==> flow/design.v <==
`timescale 1ns / 1ps
module Module_of_number
#(   
    parameter W_IN = 26,
    parameter W_OUT = 27
) (
    input  wire [W_IN -1:0 ] Input_a,
    input  wire [W_IN -1:0 ] Input_b,
    output wire [W_OUT-1:0 ] Output
);
wire  sign_a ;
wire  sign_b ;    
reg   [W_IN-1:0] module_a; 
reg   [W_IN-1:0] module_b;
assign  sign_a = Input_a[W_IN-1];
assign  sign_b = Input_b[W_IN-1];
always @* begin : async_proc
    case (sign_a)
        1'b0 : module_a =  Input_a;
        1'b1 : module_a = -Input_a;
    endcase
    case (sign_b)
        1'b0 : module_b =  Input_b;
        1'b1 : module_b = -Input_b;
    endcase
end
assign Output  = module_a + module_b;
endmodule
`timescale 1ns / 1ps
module EMA_Module
#(   
    parameter BWIDTH = 13,
    parameter DWIDTH = 27,
    parameter OUTWIDTH = 48   
) (
    input  wire clk,
    input  wire rst,
    input  wire [BWIDTH-1:0     ] Filter_Coefficient,
    input  wire [DWIDTH-1:0     ] Port_Data,
    input  wire                   Valid,
    output wire                   Valid_out_ema,
    output wire [OUTWIDTH-1:0   ] Filter_Out
);
reg        [DWIDTH-1:0]   Data;
reg        [BWIDTH-1:0]   Coeff_2;
reg        [BWIDTH-1:0]   Coeff_1;
reg signed [DWIDTH-1:0]   Pread; 
reg signed [OUTWIDTH-1:0] accum;
reg signed [OUTWIDTH-1:0] c;
reg Valid_1,Valid_2,Valid_3;
wire signed [DWIDTH+6:0] accum_shift ;
wire signed [DWIDTH-1:0] accum_raunding ;
assign accum_shift    = accum[OUTWIDTH-1:14   ];  
assign accum_raunding = accum_shift[DWIDTH-1:0];  
always @(posedge clk) begin
  if (rst) begin
    Data    <= 0;
    Coeff_1 <= 0;
    Coeff_2 <= 0;
    Pread   <= 0;
    accum   <= 0;
    c       <= 0;
    Valid_1 <= 1'b0;
    Valid_2 <= 1'b0;
    Valid_3 <= 1'b0;
  end else begin
    Valid_1 <= Valid;
    if (Valid) begin
        Data    <= Port_Data;
    end
    Coeff_1 <= Filter_Coefficient;
    Valid_2 <= Valid_1;
    Pread   <= $signed({1'b0,Data})  - accum_raunding;  
    Coeff_2 <= Coeff_1;
    if (Valid_2) begin
        accum   <= $signed({{5{1'b0}},Coeff_2}) * Pread + c;
        Valid_3 <= Valid_2;
    end
    if (Valid_3) begin
        c     <= accum;
    end
  end
end
assign Filter_Out = accum;
assign Valid_out_ema  = Valid_2;
endmodule
`timescale 1ns / 1ps
module Error
#(   
    parameter BWIDTH = 13,
    parameter AWIDTH = 27,
    parameter DWIDTH = 8,
    parameter OUTWIDTH = 48   
) (
    input  wire clk,
    input  wire rst,
    input  wire [BWIDTH-1:0     ] Error_Coefficient,
    input  wire [AWIDTH-1:0     ] Port_Data_A,
    input  wire [DWIDTH-1:0     ] R_level,
    input  wire                   Valid,
    output wire                   Valid_out_error,
    output wire [OUTWIDTH-1:0   ] Error_Out
);
reg signed [AWIDTH-1:0]   Data;
reg        [BWIDTH-1:0]   Coeff_2;
reg        [BWIDTH-1:0]   Coeff_1;
reg signed [DWIDTH-1:0]   Pread;
reg        [DWIDTH-1:0]   R_trig; 
reg signed [OUTWIDTH-1:0] accum;
reg signed [OUTWIDTH-1:0] c;
reg Valid_1,Valid_2;
always @(posedge clk) begin
  if (rst) begin
	R_trig  <= 0;
	Valid_1 <= 1'b0;
	Coeff_1 <= 0;
	Data    <= 0;
	Pread   <= 0;
	Valid_2 <= 1'b0;
	Coeff_2 <= 0;
	accum   <= 0;
	c       <= 0;
  end else begin
	R_trig  <= R_level;
	Valid_1 <= Valid;
	Coeff_1 <= Error_Coefficient;
	Data    <= Port_Data_A;
    Pread   <= $signed({1'b0,R_trig})  - Data;
	Valid_2 <= Valid_1;
	Coeff_2 <= Coeff_1;
	if (Valid_2) begin
		accum <= $signed({{5{1'b0}},Coeff_2}) * Pread + c;
	end
	c <= accum;
  end
end
assign Valid_out_error = Valid_2;
assign Error_Out = accum;
endmodule
`timescale 1ns / 1ps
module Test1
    #(   
    parameter W_IN        = 16,
    parameter W_IN_MODULE = 26,
    parameter BWIDTH      = 18,
    parameter FILTERWIDTH = 13,
    parameter AWIDTH      = 30,
    parameter DWIDTH      = 27,
    parameter DFWIDTH     = 18,
    parameter RWIDTH      = 8,
    parameter RFWIDTH     = 6,
    parameter DSPWIDTH    = 48,
    parameter MULTWIDTH   = DWIDTH + W_IN ,
    parameter RZEROS      = DFWIDTH - RFWIDTH,
    parameter W_OUT       = 16
) (
    input  wire clk,
    input  wire rst,
    input  wire [W_IN -1:0  	] s_chans_dataI,
    input  wire [W_IN -1:0  	] s_chans_dataQ,
    input  wire              	  s_chans_valid,
    input  wire [FILTERWIDTH-1:0] Filter_Coefficient,
    input  wire [FILTERWIDTH-1:0] Error_Coefficient,
    input  wire [RWIDTH-1:0     ] R_level,
    output wire              	  Valid_Out,
    output wire [W_IN_MODULE-1:0] OutputI,
    output wire [W_IN_MODULE-1:0] OutputQ
);
wire        [W_IN_MODULE:0] Module_Out;  
wire signed [DSPWIDTH-1:0 ] EMA_Out ;    
wire signed [DWIDTH+6:0   ] EMA_Out_Shift;  
wire signed [DWIDTH-1:0   ] EMA_Out_Round;  
wire        [DWIDTH-1:0   ] R_with_zeros;
wire signed [DSPWIDTH-1:0 ] Error_Out ;
wire signed [DWIDTH+6:0   ] Error_Out_Shift;  
wire signed [DWIDTH-1:0   ] Error_Out_Round;  
wire valid_connection,valid_error,valid_out_error;
reg   [0:0]  Valid_1,Valid_2;
reg  signed [W_IN-1:0       ] received_Qsignal;
reg  signed [W_IN-1:0       ] received_Isignal;
reg  signed [MULTWIDTH-1:0  ] first_Qmult;
reg  signed [MULTWIDTH-1:0  ] first_Imult;
wire signed [W_IN_MODULE-1:0] first_Qmult_round ;
wire signed [W_IN_MODULE-1:0] first_Imult_round ;
wire signed [W_IN-1:0       ] Satureted_real;
wire signed [W_IN-1:0       ] Satureted_imag;
reg  signed [W_IN_MODULE-1:0] Q_out_reg;
reg  signed [W_IN_MODULE-1:0] I_out_reg;
    assign Valid_Out  = valid_out_error;
    assign OutputQ    = Q_out_reg;
    assign OutputI    = I_out_reg;
always @(posedge clk) begin
  if (rst) begin
    received_Isignal <= 0;
    received_Qsignal <= 0;
    first_Imult      <= 0;
    first_Qmult      <= 0;
    Valid_1          <= 1'b0;
    Valid_2          <= 1'b0;
    I_out_reg        <= 0;
    Q_out_reg        <= 0;
  end else begin
    if(s_chans_valid) begin
        received_Isignal <= s_chans_dataI;  
        received_Qsignal <= s_chans_dataQ;  
    end
    first_Imult <= received_Isignal * Error_Out_Round;  
    first_Qmult <= received_Qsignal * Error_Out_Round;  
    Valid_1     <= s_chans_valid;
    Valid_2     <= Valid_1;
    if (Valid_Out)begin
        I_out_reg     <= first_Imult_round;  
        Q_out_reg     <= first_Qmult_round;  
    end
  end
 end
assign EMA_Out_Shift = EMA_Out[DSPWIDTH-1:14];  
assign EMA_Out_Round = EMA_Out_Shift[DWIDTH-1:0];  
assign R_with_zeros = {R_level,{RZEROS{1'b0}}};
assign Error_Out_Shift = Error_Out[DSPWIDTH-1:10];  
assign Error_Out_Round = Error_Out_Shift[DWIDTH-1:0];  
assign first_Imult_round = first_Imult[MULTWIDTH-1:17];  
assign first_Qmult_round = first_Qmult[MULTWIDTH-1:17];  
    Module_of_number #(
        .W_IN(W_IN_MODULE),  
        .W_OUT(W_IN_MODULE+1)  
    ) inst_Module_of_number (
        .Input_a   (first_Imult_round),
        .Input_b   (first_Qmult_round),
        .Output    (Module_Out)
    );
    EMA_Module #(
        .BWIDTH(FILTERWIDTH),  
        .DWIDTH(DWIDTH),  
        .OUTWIDTH(DSPWIDTH) 
    ) inst_EMA_Module (
        .clk  (clk),
        .rst  (rst),
        .Filter_Coefficient (Filter_Coefficient),
        .Port_Data (Module_Out) ,
        .Valid (Valid_2),
        .Valid_out_ema (valid_error),
        .Filter_Out (EMA_Out)
    );
    Error #(
        .BWIDTH(FILTERWIDTH),
        .AWIDTH(DWIDTH),
        .DWIDTH(DWIDTH),
        .OUTWIDTH(DSPWIDTH)
    ) inst_Error (
        .clk               (clk),
        .rst               (rst),
        .Error_Coefficient (Error_Coefficient),
        .Port_Data_A       (EMA_Out_Round),
        .R_level           (R_with_zeros),
        .Valid             (valid_error),
        .Valid_out_error   (valid_out_error),
        .Error_Out         (Error_Out)
    );
endmodule
# Tool chain data of Test1
# The steps from the RTL of Test1 to its reports follow in flow order.
# Line numbers count from 1 in the design file above.
# The mark - stands for no value.
# design
top_module	Test1
clock	clk
library	sky130hd
pvt_corner	tt_025C_1v80

# Elaborated design
# Source: Yosys, flattened and elaborated, memories not mapped. Widths are those after wreduce; folded enables and synchronous resets count as part of the registers. Registers that Yosys merges into a memory's read port (data or address) are not register bits. Print and check cells do not count. Equal cells are merged and count once.
# classes
addsub	7
multipliers	4
muxes	2
bitwise	2
# op_table
op	n
16-bit by 27-bit multiplier with 43-bit output	2
14-bit by 27-bit multiplier with 41-bit output	2
26-bit parallel mux with 2-bit select	2
48-bit adder	2
26-bit negator	2
21-bit by 27-bit subtractor with 27-bit output	1
26-bit by 26-bit adder with 27-bit output	1
27-bit subtractor	1
1-bit NOT	2
# word_totals
reg_bits	537
input_bits	69

# Logic depth
# Depth = most cells in a row (Yosys ltp): at word level without a register or memory, in the mapped netlist without a sequential cell, where the memories' decode and read muxes count.
# depth
word_depth	3
abc_area	0
mapped_depth	40

# Netlist
# Source: synth_stat.txt of the flow (Yosys; design flattened, memories mapped). It holds for the ABC_AREA given above (unset counts as 0); a run with the other value may have another netlist.
# Totals and module areas in this step are rounded.
# types
cell_type	n	type_area_um2
sky130_fd_sc_hd__fa_1	1455	2.91E+04
sky130_fd_sc_hd__dfxtp_1	467	9.35E+03
sky130_fd_sc_hd__ha_1	530	6631.36
sky130_fd_sc_hd__inv_1	1660	6.23E+03
sky130_fd_sc_hd__and2_1	624	3.9E+03
sky130_fd_sc_hd__nand2_1	1019	3.82E+03
sky130_fd_sc_hd__xnor2_1	237	2.08E+03
sky130_fd_sc_hd__mux2i_1	190	1.9E+03
sky130_fd_sc_hd__nor2_1	472	1.77E+03
sky130_fd_sc_hd__clkbuf_1	354	1.33E+03
sky130_fd_sc_hd__a21oi_1	209	1.05E+03
sky130_fd_sc_hd__nor2b_1	141	882.096
sky130_fd_sc_hd__xor2_1	93	814.531
sky130_fd_sc_hd__a21o_1	95	713.184
sky130_fd_sc_hd__o21ai_0	126	630.605
sky130_fd_sc_hd__nand2b_1	85	531.76
sky130_fd_sc_hd__o21a_1	44	330.317
sky130_fd_sc_hd__o21bai_1	41	307.795
# Not listed: further types 67, cells in them 416.
# synth_totals
stdcells	8258
synth_area_um2	74300
seqArea_um2	9350
ff_cells	467
# The figures by module come from a second, unflattened synthesis with its own total; it is not the netlist above.
# hier_totals
cells_unflattened	8959
hier_area_um2	81600
# Rows give one instance, submodules left out.
# modules
mod	instances	cells	mod_area_um2	seq_area_um2
Test1	1	3793	34400	2760
EMA_Module	1	2474	22600	3580
Error	1	2345	22300	4100
Module_of_number	1	347	2340	0.0

# Timing after synthesis
# Path of least setup slack by OpenSTA after synthesis, without wires, with an ideal clock, recovery checks aside; 20% of the period is set as input and as output delay. Where synthesis merged equal registers, the netlist keeps one of their names.
# synth_path
path_kind	register to register
from	register inst_Error.Coeff_2[2]
to	register inst_Error.accum[35]
tclk_ns	10.0
setup_ns	0.124
t_arrival_ns	7.792
path_slack_ns	2.085
delay_ns	7.916
driving_pins	40
synth_period_reached_ns	7.915
# "delay_ns" = arrival - input delay + setup time.
# "driving_pins" counts driving pins, that of a launching flip-flop among them; a cell with two outputs on the path counts twice.
# "synth_period_reached_ns" = period - worst setup slack (recovery checks aside). The figure is calculated, with input and output delays left at 20% of the set period.
# Between the ends stands the longest chain of elaborated cells between them, by number of cells; it is not shown to be the way that was timed. Of several equally long chains one is given.
# A line is the first line of the expression or statement that the cell stems from. Yosys adds cells for indexed reads and writes and turns some case tables into memories.
# synth_via
path_cell_list	sky130_fd_sc_hd__dfxtp_1 -> sky130_fd_sc_hd__clkbuf_1 -> sky130_fd_sc_hd__and2_1 -> sky130_fd_sc_hd__fa_1 -> sky130_fd_sc_hd__inv_1 -> sky130_fd_sc_hd__fa_1 -> sky130_fd_sc_hd__inv_1 -> sky130_fd_sc_hd__fa_1 -> sky130_fd_sc_hd__inv_1 -> sky130_fd_sc_hd__fa_1 -> sky130_fd_sc_hd__inv_1 -> sky130_fd_sc_hd__fa_1 -> sky130_fd_sc_hd__inv_1 -> sky130_fd_sc_hd__fa_1 -> sky130_fd_sc_hd__inv_1 -> sky130_fd_sc_hd__ha_1 -> sky130_fd_sc_hd__or4_1 -> sky130_fd_sc_hd__o22a_1 -> (+4 left out) -> sky130_fd_sc_hd__a21o_1 -> sky130_fd_sc_hd__a21oi_1 -> sky130_fd_sc_hd__o21bai_1 -> sky130_fd_sc_hd__a21oi_1 -> sky130_fd_sc_hd__xnor2_1 -> sky130_fd_sc_hd__ha_1 -> sky130_fd_sc_hd__a21o_1 -> sky130_fd_sc_hd__a21o_1 -> sky130_fd_sc_hd__a21o_1 -> sky130_fd_sc_hd__o21bai_1 -> sky130_fd_sc_hd__a32oi_1 -> sky130_fd_sc_hd__o211ai_1 -> sky130_fd_sc_hd__o21ai_0 -> sky130_fd_sc_hd__o21ba_2 -> sky130_fd_sc_hd__nor2_1 -> sky130_fd_sc_hd__a21oi_1 -> sky130_fd_sc_hd__xnor2_1 -> sky130_fd_sc_hd__o21ai_0
elab_chain_cells	2
cells_between	2
lines_between	1
cone_classes	add/sub: 1; mul: 1
# synth_rtl
item	line	source
start, declared	105	reg        [BWIDTH-1:0]   Coeff_2;
start, assigned	120	Coeff_2 <= 0;
start, assigned	130	Coeff_2 <= Coeff_1;
14-bit by 27-bit multiplier with 41-bit output	132	accum <= $signed({{5{1'b0}},Coeff_2}) * Pread + c;
48-bit adder	132
end, assigned	121	accum <= 0;
end, assigned	132
end, declared	109	reg signed [OUTWIDTH-1:0] accum;

# Worst path after layout
# From the final timing report of stored run 1: the path of least setup slack in the routed layout; clock arrival at registers is part of the times.
# layout_path
path_kind	register to register
from	register inst_Error.Coeff_2[2]
to	register inst_Error.accum[35]
tclk_ns	5.25
setup_ns	0.12
t_arrival_ns	8.78
path_slack_ns	-2.92
driving_pins	38
# Between the ends stands the longest chain of elaborated cells between them, by number of cells; it is not shown to be the way that was timed. Of several equally long chains one is given.
# layout_via
path_cell_list	sky130_fd_sc_hd__dfxtp_2 -> sky130_fd_sc_hd__and2_4 -> sky130_fd_sc_hd__fa_1 -> sky130_fd_sc_hd__inv_1 -> sky130_fd_sc_hd__fa_1 -> sky130_fd_sc_hd__inv_2 -> sky130_fd_sc_hd__fa_1 -> sky130_fd_sc_hd__inv_2 -> sky130_fd_sc_hd__fa_1 -> sky130_fd_sc_hd__inv_1 -> sky130_fd_sc_hd__fa_1 -> sky130_fd_sc_hd__inv_1 -> sky130_fd_sc_hd__fa_1 -> sky130_fd_sc_hd__inv_2 -> sky130_fd_sc_hd__ha_4 -> sky130_fd_sc_hd__or4_4 -> sky130_fd_sc_hd__o22a_1 -> sky130_fd_sc_hd__o21ai_4 -> (+2 left out) -> sky130_fd_sc_hd__nand2b_1 -> sky130_fd_sc_hd__a21o_1 -> sky130_fd_sc_hd__a21oi_2 -> sky130_fd_sc_hd__o21bai_1 -> sky130_fd_sc_hd__a21oi_1 -> sky130_fd_sc_hd__xnor2_1 -> sky130_fd_sc_hd__ha_1 -> sky130_fd_sc_hd__a21o_1 -> sky130_fd_sc_hd__a21o_1 -> sky130_fd_sc_hd__a21o_1 -> sky130_fd_sc_hd__nand3b_1 -> sky130_fd_sc_hd__o211ai_1 -> sky130_fd_sc_hd__o21ai_1 -> sky130_fd_sc_hd__o21ba_2 -> sky130_fd_sc_hd__nor2_4 -> sky130_fd_sc_hd__a21oi_2 -> sky130_fd_sc_hd__xnor2_1 -> sky130_fd_sc_hd__o21ai_1
elab_chain_cells	2
cells_between	2
lines_between	1
cone_classes	add/sub: 1; mul: 1
# layout_rtl
item	line	source
start, declared	105	reg        [BWIDTH-1:0]   Coeff_2;
start, assigned	120	Coeff_2 <= 0;
start, assigned	130	Coeff_2 <= Coeff_1;
14-bit by 27-bit multiplier with 41-bit output	132	accum <= $signed({{5{1'b0}},Coeff_2}) * Pread + c;
48-bit adder	132
end, assigned	121	accum <= 0;
end, assigned	132
end, declared	109	reg signed [OUTWIDTH-1:0] accum;

# Measured data: module Test1, platform sky130hd, 5 stored runs of the flow under differing settings, order arbitrary. Input and output delays are each 20% of the period that was set; the output load is 0.01 pF.
# By "period_less_ws_ns" is meant the clock period of the run minus its worst setup slack. This is arithmetic on one report: input and output delays are still those of the set period (20% each).
# "timing.worst_path_ns": the worst setup path's part of the clock period (all of it between registers, 20% less for each end at a port) less its slack. A launch clock that arrives late makes it longer, a capture clock that arrives late makes it shorter.
# "power_uw": no workload was simulated; the value follows from the tool's default switching activity.
# The results are shown rounded.
# Among the settings, n/a means not set for that run.
stored run	CELL_PAD_IN_SITES_GLOBAL_PLACEMENT	CORE_UTILIZATION	CTS_CLUSTER_DIAMETER	CTS_CLUSTER_SIZE	GPL_ROUTABILITY_DRIVEN	MAX_ROUTING_LAYER	MIN_ROUTING_LAYER	PLACE_DENSITY_LB_ADDON	SETUP_SLACK_MARGIN	TNS_END_PERCENT	period_ns	CAP_MARGIN	CORE_MARGIN	SLEW_MARGIN	die_um2	ws_hold_ns	power_uw	timing.worst_path_ns	timing.worst_path_kind	final_cell_area_um2	utilization_pct	period_less_ws_ns	fin_tns_ns	synth_area_um2	timing.setup.ws_ns
stored run 1	1	40	36	47	0	met4	met2	0.17	-0.23	10	5.25	20	2	20	189000	0.434	19200	8.17	register to register	92700	50.1	8.169	-182	74300	-2.92
stored run 2	1	40	n/a	n/a	0	n/a	n/a	n/a	n/a	n/a	10.0	20	2	20	189000	0.430	7630	9.07	register to register	80400	43.5	9.074	0.000	74300	0.926
stored run 3	n/a	40	n/a	n/a	n/a	n/a	n/a	n/a	n/a	n/a	9.42	20	2	20	189000	0.429	8340	8.92	register to register	80600	43.6	8.919	0.000	74300	0.501
stored run 4	0	65	n/a	n/a	n/a	n/a	n/a	0.04	1.18	n/a	6.89	15	9	20	127000	0.414	12100	8.06	register to register	88300	78.1	8.062	-30.3	74300	-1.17
stored run 5	n/a	40	n/a	n/a	n/a	n/a	n/a	n/a	n/a	n/a	10.0	20	2	20	189000	0.434	7510	9.20	register to register	80200	43.3	9.197	0.000	74300	0.803
